==> flow/design.v <==
`timescale 1ns / 1ps
module AProject2(led,lednext,switch,switchnext,btn, clk, rst, a, b, c, d, e, f, g, an
    );
input [3:0] btn; 
input [4:0] switch;
input [2:0] switchnext;
input clk; 
input rst;                                   
output a, b, c, d, e, f, g;  
output [3:0] an; 
output [4:0] led;
output [2:0] lednext;
reg a, b, c, d, e, f, g;  
reg [3:0] an;
reg slow_clock;
integer i;
integer count;
integer led_count;
integer guess;
integer guess_count;
integer guess_count2;
integer guess_count3;
reg countPL1;
reg countPL2;
reg countPL2values;
reg tempcount;
reg equaltemp;
reg freeze;
reg switchnextcount;
reg [4:0] led;
reg [2:0] lednext;
reg [4:0] dig;
reg [5:0] button0;
reg [5:0] button1;
reg [5:0] button2;
reg [5:0] button3;
reg [5:0] player1_0;
reg [5:0] player1_1;
reg [5:0] player1_2;
reg [5:0] player1_3;
reg [5:0] player2_0;
reg [5:0] player2_1;
reg [5:0] player2_2;
reg [5:0] player2_3;
reg [19:0] player1_full;
reg [19:0] player2_full;
wire slow_tick = (count > 900) && (slow_clock == 1'b0);
always @(posedge clk) 
begin
	if (rst)
	begin
		count<=0;
		slow_clock<=0;
	end
	else if (count > 900)
	begin
		count<=1;
		slow_clock<=~slow_clock;
	end
	else
		count<=count+1;
end
always @(posedge clk) 
if (rst)
begin
	a=0; b=0; c=0; d=0; e=0; f=0; g=0;
	an=0; led=0; lednext=0; dig=0;
	led_count=0;
	guess=0; guess_count=0; guess_count2=0; guess_count3=0;
	countPL1=0; countPL2=0; countPL2values=0;
	tempcount=0; equaltemp=0; freeze=0; switchnextcount=0;
	button0=0; button1=0; button2=0; button3=0;
	player1_0=0; player1_1=0; player1_2=0; player1_3=0;
	player2_0=0; player2_1=0; player2_2=0; player2_3=0;
	player1_full=0; player2_full=0;
end
else if (slow_tick)
begin
	if(freeze==0)
	begin
		led=switch;
		lednext=switchnext;
	end
	if (switch[4] == 0)                                 
	begin
		an=4'b 1111;
		button0=5'b00000;							
		button1=5'b10001;							
		button2=5'b00001;							
		button3=5'b00100;	
		countPL1=0;
		countPL2=0;
		countPL2values=0;
		tempcount=0;
		equaltemp=0;
		freeze=0;
		guess=0;
		guess_count=0;
		guess_count2=0;
		guess_count3=0;			
		player1_0=0;
		player1_1=0;
		player1_2=0;
		player1_3=0;
		player2_0=0;
		player2_1=0;
		player2_2=0;
		player2_3=0;
		player1_full=0;
		player2_full=0;			
	end
   else
		if(freeze==1)
		begin
			if (led_count > 5000) 
			begin 
				led_count=0;
				led=~led; 
				lednext=~lednext;
			end 
			led_count = led_count+1; 
		end
		if(switchnext[2]==1)								 
		begin
			if(switchnextcount==0)
			begin
				button0=player2_0;
				button1=player2_1;
				button2=player2_2;
				button3=player2_3;
				switchnextcount=1;
			end	
		end
		else
		begin
		switchnextcount=0;
		end
	 	if(switchnext[1]==0)									 
		begin
			if(countPL1==0)
			begin
				button0=5'b00000;
				button1=5'b10001;
				button2=5'b00001;
				button3=5'b00100;	
				countPL1=1;
				countPL2=0;
			end
		end
      begin 
			case (an)
				4'b 1110: an=4'b 1101;	
				4'b 1101: an=4'b 1011;  
				4'b 1011: an=4'b 0111;
				4'b 0111: an=4'b 1110;
				4'b 1111:an=4'b 0111;				
				default: an=1111; 
			endcase
			case (an)
				4'b 0111:  
				begin
					if(btn == 4'b0001)
					begin
						if(freeze==0)
						begin
							button0=switch;
							dig=button0;  
						end			
					end
					else
					begin
						dig=button0;
					end
				end
				4'b 1011: 
				begin
					if(btn == 4'b0010)
					begin
						if(freeze==0)
						begin								
							button1=switch;
							dig=button1;
						end
					end
					else
					begin
						dig=button1;
					end
				end	 
				4'b 1101: 
				begin
					if(btn == 4'b0100)
					begin
						if(freeze==0)
						begin								
							button2=switch;
							dig=button2;
						end
					end
					else
					begin
						dig=button2;
					end
				end
				4'b1110:  
				begin
					if(btn == 4'b1000)
					begin
						if(freeze==0)
						begin
							button3=switch;
							dig=button3;
						end
					end
					else
					begin
						dig=button3;
					end	
				end
			endcase
			if(switchnext[1]==1)														 
			begin
				if(countPL2==0)
				begin
					player1_0=button0;						     					 
					player1_1=button1;
					player1_2=button2;
					player1_3=button3;
					player1_full[4:0]=player1_0;
					player1_full[9:5]=player1_1;
					player1_full[14:10]=player1_2;
					player1_full[19:15]=player1_3;
					button0=5'b00000;
					button1=5'b10010;
					button2=5'b00001;
					button3=5'b00100;	
					countPL1=0;
					countPL2=1;
				end
				if(switchnext[0]==1)													 
				begin
					if(countPL2values==0)
					begin					
						player2_0=button0;						     					 
						player2_1=button1;
						player2_2=button2;
						player2_3=button3;
						player2_full[4:0]=player2_0;
						player2_full[9:5]=player2_1;
						player2_full[14:10]=player2_2;
						player2_full[19:15]=player2_3;								
						countPL2values=1;
					end
				end
				if(switchnext[0]==0)													 
				begin
					if(countPL2values==1)
					begin
						if(player2_full < player1_full)     					 
						begin
							button0=5'b 00000;
							button1=5'b 00011;
							button2=5'b 00001;
							button3=5'b 10010;
							guess=guess+1;
							countPL2values=0;
						end
						if(player2_full > player1_full)      					 
						begin
							button0=5'b 00000;
							button1=5'b 00101;
							button2=5'b 00010;
							button3=5'b 10010;
							guess=guess+1;
							countPL2values=0;
						end
						if(player2_full == player1_full)
						begin
							if(equaltemp==0)
							begin
								guess=guess+1;
								equaltemp=1;
							end
							if(guess>=1000 && guess<10000)
							begin
								guess=guess-1000;
								guess_count3=guess_count3+1;
							end												
							if(guess>=100 && guess<1000)
							begin
								guess=guess-100;
								guess_count2=guess_count2+1;
							end
							if(guess>=10 && guess<100)
							begin
								guess=guess-10;
								guess_count=guess_count+1;													
							end
							if(guess<10)
							begin
								if(tempcount==0)
								begin
									guess=guess+16;
									guess_count=guess_count+16;
									guess_count2=guess_count2+16;
									guess_count3=guess_count3+16;														
									tempcount=1;
								end
								button0=guess;
								button1=guess_count;
								button2=guess_count2;
								button3=guess_count3;
								led=0;
								lednext=0;
								countPL2values=0;
								freeze=1;
							end
						end											
					end
				end
			end
		end
		case (dig) 
		  5'b11111:  begin   
							a=0; b=1; c=1; d=1; e=0; f=0; g=0;  
						 end
		  5'b11110:  begin    
							a=0; b=1; c=1; d=0; e=0; f=0; g=0;  
						 end
		  5'b11101:  begin   
							a=1; b=0; c=0; d=0; e=0; f=1; g=0;  
						 end
		  5'b11100:  begin    
							a=0; b=1; c=1; d=0; e=0; f=0; g=1;  
						 end
		  5'b11011:  begin    
							a=1; b=1; c=0; d=0; e=0; f=0; g=0;  
						 end
		  5'b11010:  begin    
							a=0; b=0; c=0; d=1; e=0; f=0; g=0;  
						 end
		  5'b11001:  begin    
							a=0; b=0; c=0; d=1; e=1; f=0; g=0;  
						 end
		  5'b11000:  begin    
							a=0; b=0; c=0; d=0; e=0; f=0; g=0;  
						 end
		  5'b10111:  begin   
							a=0; b=0; c=0; d=1; e=1; f=1; g=1;  
						 end
		  5'b10110:  begin    
							a=0; b=1; c=0; d=0; e=0; f=0; g=0;  
						 end	
		  5'b10101:  begin    
							a=0; b=1; c=0; d=0; e=1; f=0; g=0;  
						 end
		  5'b10100:  begin    
							a=1; b=0; c=0; d=1; e=1; f=0; g=0;  
						 end
		  5'b10011:  begin    
							a=0; b=0; c=0; d=0; e=1; f=1; g=0;  
						 end 
		  5'b10010:  begin     
							a=0; b=0; c=1; d=0; e=0; f=1; g=0;    
						 end 
		  5'b10001:  begin     
							a=1; b=0; c=0; d=1; e=1; f=1; g=1;  
						 end 
		  5'b10000:  begin    
							a=0; b=0; c=0; d=0; e=0; f=0; g=1;  
						 end 
		  5'b00001:  begin    
							a=1; b=1; c=1; d=0; e=0; f=0; g=1;     
						 end
		  5'b00010:  begin    
							a=1; b=0; c=0; d=1; e=0; f=0; g=0;     
						 end	
		  5'b00011:  begin    
							a=1; b=1; c=0; d=0; e=0; f=1; g=0;     
						 end			 
		  5'b00100:  begin    
							a=0; b=0; c=1; d=1; e=0; f=0; g=0;     
						 end
		  5'b00101:  begin    
							a=1; b=1; c=1; d=1; e=0; f=1; g=1;     
						 end
		  5'b00110:  begin    
							a=1; b=0; c=0; d=0; e=0; f=0; g=1;     
						 end
		  5'b00111:  begin    
							a=0; b=1; c=0; d=0; e=1; f=0; g=1;     
						 end
		  5'b01000:  begin    
							a=1; b=0; c=0; d=0; e=1; f=0; g=0;     
						 end					 
		  5'b00000:  begin    
							a=1; b=1; c=1; d=1; e=1; f=1; g=1;      
						 end 	
		  default:  begin    
							a=1; b=1; c=1; d=1; e=1; f=1; g=1;  
						end 
		endcase 
	end
endmodule
Step by step through the tools: AProject2
What the tools print for AProject2, step after step.
Line numbers count from 1 in the design file above.
Operators: Yosys type, input widths -> output width; for muxes data width and select width s.
Library cell names are shortened.
{ "design": {"top": "AProject2", "clock": "clk", "library": "sky130hd", "corner": "tt_025C_1v80"} }

Word-level counts
Source: Yosys, flattened and elaborated, memories not mapped. Widths are those after wreduce. Print and check cells do not count. Equal cells are merged and count once.
Memory sizes are those after Yosys's memory passes, which may raise the word count (mostly to a power of two), join words into wider ones and drop unused or constant bits.
{ "word_totals": {"ff_bits": 305, "romBits": 224, "clocked_rd_ports_x_width": 7, "memories": 1, "inputBits": 14, "out_inout_bits": 19} }
{ "mem_list": {"columns": ["memory", "size", "width", "rd", "wr", "line", "rtl"], "rows": [
  ["(no name shown)", 32, 7, 1, 0, 323, "case (dig)"]
]} }
{ "op_classes": {"addsub": 15, "cmp": 11, "n_eq": 12, "mux": 313, "bitwise": 3, "n_reduce_logical": 6} }
{ "op_table": {"columns": ["op", "count"], "rows": [
  ["$mux 32", 102],
  ["$mux 6", 96],
  ["$add 32x2->32 const B", 8],
  ["$mux 5", 38],
  ["$mux 20", 8],
  ["$add 32x6->32 const B", 4],
  ["$mux 1", 51],
  ["$mux 3", 11],
  ["$sub 32x11->32 const B", 1],
  ["$ge 32x11->1 const B", 1],
  ["$gt 32x11->1 const B", 1],
  ["$lt 32x11->1 const B", 1],
  ["$gt 32x14->1 const B", 1],
  ["$lt 32x15->1 const B", 1],
  ["$sub 32x5->32 const B", 1],
  ["$ge 32x5->1 const B", 1],
  ["$lt 32x5->1 const B", 1],
  ["$sub 32x8->32 const B", 1],
  ["$ge 32x8->1 const B", 1],
  ["$lt 32x8->1 const B", 1],
  ["$eq 4x4->1 const B", 6],
  ["$gt 20x20->1", 1],
  ["$lt 20x20->1", 1],
  ["$eq 20x20->1", 1],
  ["$pmux 5 s4", 1],
  ["$mux 4", 5],
  ["$eq 4x3->1 const B", 3],
  ["$pmux 4 s3", 1]
]} }
Other operator kinds: 8; their cells: 11.

Depth
Yosys ltp: most cells in a row. Word level: on the elaborated netlist, between registers, memories and ports. Mapped: between sequential cells and ports; inverters and the memories' decode and read muxes count.
{ "depth": {"word_depth": 74, "ABC_AREA": 1, "mapped_depth": 91, "depth_no_buf": 84} }

Synthesis result
Yosys stat after the flow's synthesis: flattened, memories mapped to cells. It holds for the ABC_AREA given above (unset counts as 0); a run with the other value may have another netlist.
The area totals of this step are shown rounded.
{ "types": {"columns": ["type", "count"], "rows": [
  ["dfxtp_1", 223],
  ["nand2_1", 1099],
  ["inv_1", 445],
  ["nor2_1", 398],
  ["nand3_1", 274],
  ["a21oi_1", 269],
  ["o21ai_0", 262],
  ["nand4_1", 113],
  ["ha_1", 40],
  ["nand2_2", 71],
  ["clkbuf_1", 97],
  ["nor3_1", 67],
  ["o211ai_1", 42],
  ["nor2_4", 25],
  ["xor2_1", 30],
  ["a31oi_1", 41],
  ["nor2_2", 40],
  ["nor4_1", 32]
]} }
Other cell types: 48; their cells: 311.
{ "synth_totals": {"cell_count": 3879, "mapped_area_um2": 22000, "sequential_area_um2": 4460, "ffs": 223, "n_buf": 160} }

Worst setup path after synthesis
Path of least setup slack by OpenSTA after synthesis, without wires, with an ideal clock, recovery checks aside; 20% of the period is set as input and as output delay. Where synthesis merged equal registers, the netlist keeps one of their names.
{ "synth_timing": {"path_kind": "input -> register", "start": "in switch[4]", "end": "reg button1[1]", "clock_period_ps": 25000, "input_delay_ps": 5000, "t_arrival_ps": 14437, "path_slack_ps": 10444, "delay_ps": 9556, "path_stages": 78, "n_path_buf": 15, "synth_period_reached_ps": 14556} }
"delay_ps" is the arrival time less input delay plus setup time.
"path_stages" counts driving pins, that of a launching flip-flop among them; a cell with two outputs on the path counts twice.
"synth_period_reached_ps" = period - worst setup slack (recovery checks aside). The figure is calculated, with input and output delays left at 20% of the set period.
The rows between start and end are the longest chain of elaborated cells between them; the timing report does not say that the signal goes this way. Where chains are equally long, one stands for them.
Each line given opens the expression or statement behind the cell; cells for indexed reads and writes are added by Yosys, which also makes memories of some case tables.
A register here has more assigning lines than the two given.
{ "synth_between": {"path_cell_list": "buf_6 > buf_6 > buf_6 > buf_2 > buf_1 > clkbuf_1 > buf_1 > clkbuf_1 > clkbuf_1 > buf_1 > nand2_1 > a21boi_0 > ha_1 > nand2_2 > inv_1 > nand2_1 > nand2_1 > a21oi_4 > (+42 left out) > nand4_4 > buf_6 > nand2_1 > nand2_1 > inv_1 > ha_1 > nand3_1 > nand2_1 > nor2_2 > nand2_2 > nand2_2 > buf_8 > buf_6 > nand3_1 > nand3_1 > nand3_1 > nand2_1 > a21oi_1", "elab_chain_cells": 74, "cells_between": 201, "cone_lines": 40, "cone_classes": "add/sub (8); compare (9); eq/ne (8); mux (173); reduce/logical (3)"} }
{ "synth_lines": {"columns": ["element", "line", "rtl"], "rows": [
  ["from (decl)", 5, "input [4:0] switch;"],
  ["$mux 6", 84, "if (switch[4] == 0)"],
  ["$mux 6", 125, "if(switchnextcount==0)"],
  ["$mux 6", 123, "if(switchnext[2]==1)"],
  ["$mux 6", 77, "else if (slow_tick)"],
  ["$mux 6", 64, "if (rst)"],
  ["$mux 6", 140, "if(countPL1==0)"],
  ["$mux 6", 138, "if(switchnext[1]==0)"],
  ["(+60 left out)", null, null],
  ["$add 32x6->32", 304, "guess_count=guess_count+16;"],
  ["$mux 32", 301, "if(tempcount==0)"],
  ["$mux 6", 299, "if(guess<10)"],
  ["$mux 6", 277, "if(player2_full == player1_full)"],
  ["$mux 6", 257, "if(countPL2values==1)"],
  ["$mux 6", 255, "if(switchnext[0]==0)"],
  ["$mux 6", 221, "if(switchnext[1]==1)"],
  ["to (assign)", 181, "button1=switch;"],
  ["to (assign)", 310, "button1=guess_count;"],
  ["to (decl)", 34, "reg [5:0] button1;"]
]} }

Timing after layout
From the final timing report of run 1: the path of least setup slack in the routed layout; clock arrival at registers is part of the times.
The report prints the path's times to 10 ps; the period is as set.
{ "layout_timing": {"path_kind": "input -> register", "start": "in switch[4]", "end": "reg guess[22]", "clock_period_ps": 17300, "input_delay_ps": 3460, "t_arrival_ps": 16550, "path_slack_ps": 1310, "path_stages": 79, "n_path_buf": 2} }
The rows between start and end are the longest chain of elaborated cells between them; the timing report does not say that the signal goes this way. Where chains are equally long, one stands for them.
A register here has more assigning lines than the two given.
{ "layout_between": {"path_cell_list": "buf_6 > inv_1 > nor2_1 > nand3_1 > inv_1 > nor3_1 > inv_1 > nor2_1 > inv_1 > nor2_1 > inv_1 > o21ai_0 > inv_1 > nor2_1 > nand2_1 > o21ai_0 > ha_1 > inv_1 > (+43 left out) > inv_2 > nor2_2 > nand4_2 > nand2_4 > inv_4 > ha_1 > nand3_1 > nand2_1 > nor2_2 > nand2_2 > nand2_2 > buf_4 > nand3_1 > nand2_1 > nand3_1 > nand2_1 > nand2_1 > a21oi_1", "elab_chain_cells": 74, "cells_between": 188, "cone_lines": 39, "cone_classes": "add/sub (7); compare (9); eq/ne (8); mux (161); reduce/logical (3)"} }
{ "layout_lines": {"columns": ["element", "line", "rtl"], "rows": [
  ["from (decl)", 5, "input [4:0] switch;"],
  ["$mux 6", 84, "if (switch[4] == 0)"],
  ["$mux 6", 125, "if(switchnextcount==0)"],
  ["$mux 6", 123, "if(switchnext[2]==1)"],
  ["$mux 6", 77, "else if (slow_tick)"],
  ["$mux 6", 64, "if (rst)"],
  ["$mux 6", 140, "if(countPL1==0)"],
  ["$mux 6", 138, "if(switchnext[1]==0)"],
  ["(+60 left out)", null, null],
  ["$add 32x6->32", 303, "guess=guess+16;"],
  ["$mux 32", 301, "if(tempcount==0)"],
  ["$mux 32", 299, "if(guess<10)"],
  ["$mux 32", 277, "if(player2_full == player1_full)"],
  ["$mux 32", 257, "if(countPL2values==1)"],
  ["$mux 32", 255, "if(switchnext[0]==0)"],
  ["$mux 32", 221, "if(switchnext[1]==1)"],
  ["to (assign)", 265, "guess=guess+1;"],
  ["to (assign)", 274, "guess=guess+1;"],
  ["to (decl)", 19, "integer guess;"]
]} }

Memo
Re: implementation data of AProject2

Design AProject2 on sky130hd. What follows are 6 stored runs of the flow, each under its own settings; their order means nothing. The constraints put input and output delay at 20% of the set period each and load the outputs with 0.01 pF.
"achieved_clock_period_ps" = clock period - worst setup slack. The figure is calculated, with input and output delays left at 20% of the set period.
"critical_path_time_ps" = time allowed to the worst setup path (clock period - input delay - output delay, where it has them) - its slack; a late launch clock adds to it, a late capture clock takes from it.
"total_power_uw": no workload was simulated; the value follows from the tool's default switching activity.
"critical_path_time_ps" is given in steps of 10 ps.
Measured values are rounded.
[
  {
    "run": "run 1",
    "settings": { "ABC_AREA": 1, "CAP_MARGIN": 35, "CELL_PAD_IN_SITES_DETAIL_PLACEMENT": 1, "CELL_PAD_IN_SITES_GLOBAL_PLACEMENT": 3, "CORE_ASPECT_RATIO": 1.51, "CORE_MARGIN": 9, "CORE_UTILIZATION": 27, "PLACE_DENSITY_LB_ADDON": 0.04, "TNS_END_PERCENT": 95, "period_ns": 17.3, "SLEW_MARGIN": 20 },
    "results": { "cell_area_final_um2": 24300, "critical_path_time_ps": 12530, "timing.worst_path_kind": "input -> register", "achieved_clock_period_ps": 15994, "total_power_uw": 1640, "post_route_util_pct": 30.1, "holdWs_ps": 469, "ws_setup_ps": 1310, "synthesis_area_um2": 22000, "design_die_area_um2": 92400 }
  },
  {
    "run": "run 2",
    "settings": { "ABC_AREA": 0, "CAP_MARGIN": 40, "CELL_PAD_IN_SITES_GLOBAL_PLACEMENT": 0, "CORE_ASPECT_RATIO": 1.9, "CORE_MARGIN": 2, "CORE_UTILIZATION": 38, "CTS_CLUSTER_DIAMETER": 209, "CTS_CLUSTER_SIZE": 42, "GPL_ROUTABILITY_DRIVEN": 0, "GPL_TIMING_DRIVEN": 1, "MAX_ROUTING_LAYER": "met5", "MIN_ROUTING_LAYER": "met1", "PLACE_DENSITY_LB_ADDON": 0.09, "SETUP_SLACK_MARGIN": -0.13, "TNS_END_PERCENT": 20, "period_ns": 12.3, "SLEW_MARGIN": 20 },
    "results": { "cell_area_final_um2": 26300, "critical_path_time_ps": 10410, "timing.worst_path_kind": "input -> register", "achieved_clock_period_ps": 12868, "total_power_uw": 1330, "post_route_util_pct": 54.7, "holdWs_ps": 466, "ws_setup_ps": -568, "synthesis_area_um2": 18400, "design_die_area_um2": 50400 }
  },
  {
    "run": "run 3",
    "settings": { "CAP_MARGIN": 5, "CORE_ASPECT_RATIO": 1.89, "CORE_MARGIN": 7, "CORE_UTILIZATION": 63, "MAX_ROUTING_LAYER": "met5", "MIN_ROUTING_LAYER": "met2", "PLACE_DENSITY_LB_ADDON": 0.14, "SETUP_SLACK_MARGIN": 0.44, "SLEW_MARGIN": 35, "period_ns": 13.7 },
    "outcome": "no results, routing failed with GRT-0116"
  },
  {
    "run": "run 4",
    "settings": { "ABC_AREA": 1, "CELL_PAD_IN_SITES_GLOBAL_PLACEMENT": 2, "CORE_MARGIN": 8, "CORE_UTILIZATION": 64, "CTS_CLUSTER_DIAMETER": 155, "GPL_ROUTABILITY_DRIVEN": 0, "MIN_ROUTING_LAYER": "met1", "PLACE_DENSITY": 0.89, "SETUP_SLACK_MARGIN": -1.26, "period_ns": 29.1, "CAP_MARGIN": 20, "SLEW_MARGIN": 20 },
    "outcome": "no results, placement failed with GPL-0301"
  },
  {
    "run": "run 5",
    "settings": { "ABC_AREA": 0, "CAP_MARGIN": 40, "CELL_PAD_IN_SITES_GLOBAL_PLACEMENT": 1, "CORE_ASPECT_RATIO": 1.9, "CORE_MARGIN": 2, "CORE_UTILIZATION": 38, "CTS_CLUSTER_DIAMETER": 209, "CTS_CLUSTER_SIZE": 42, "GPL_TIMING_DRIVEN": 0, "HOLD_SLACK_MARGIN": 0.06, "MAX_ROUTING_LAYER": "met4", "MIN_ROUTING_LAYER": "met1", "PLACE_DENSITY": 0.38, "SETUP_SLACK_MARGIN": -1.81, "period_ns": 28.3, "SLEW_MARGIN": 20 },
    "results": { "cell_area_final_um2": 20100, "critical_path_time_ps": 20480, "timing.worst_path_kind": "input -> register", "achieved_clock_period_ps": 26142, "total_power_uw": 557, "post_route_util_pct": 41.8, "holdWs_ps": 466, "ws_setup_ps": 2160, "synthesis_area_um2": 18400, "design_die_area_um2": 50400 }
  },
  {
    "run": "run 6",
    "settings": { "ABC_AREA": 0, "CAP_MARGIN": 40, "CELL_PAD_IN_SITES_GLOBAL_PLACEMENT": 1, "CORE_MARGIN": 2, "CORE_UTILIZATION": 38, "CTS_CLUSTER_DIAMETER": 209, "MAX_ROUTING_LAYER": "met5", "MIN_ROUTING_LAYER": "met1", "PLACE_DENSITY_LB_ADDON": 0.3, "SETUP_SLACK_MARGIN": -1.81, "period_ns": 26.0, "SLEW_MARGIN": 20 },
    "results": { "cell_area_final_um2": 20300, "critical_path_time_ps": 16010, "timing.worst_path_kind": "input -> register", "achieved_clock_period_ps": 21207, "total_power_uw": 805, "post_route_util_pct": 42.5, "holdWs_ps": 453, "ws_setup_ps": 4790, "synthesis_area_um2": 18400, "design_die_area_um2": 50300 }
  }
]
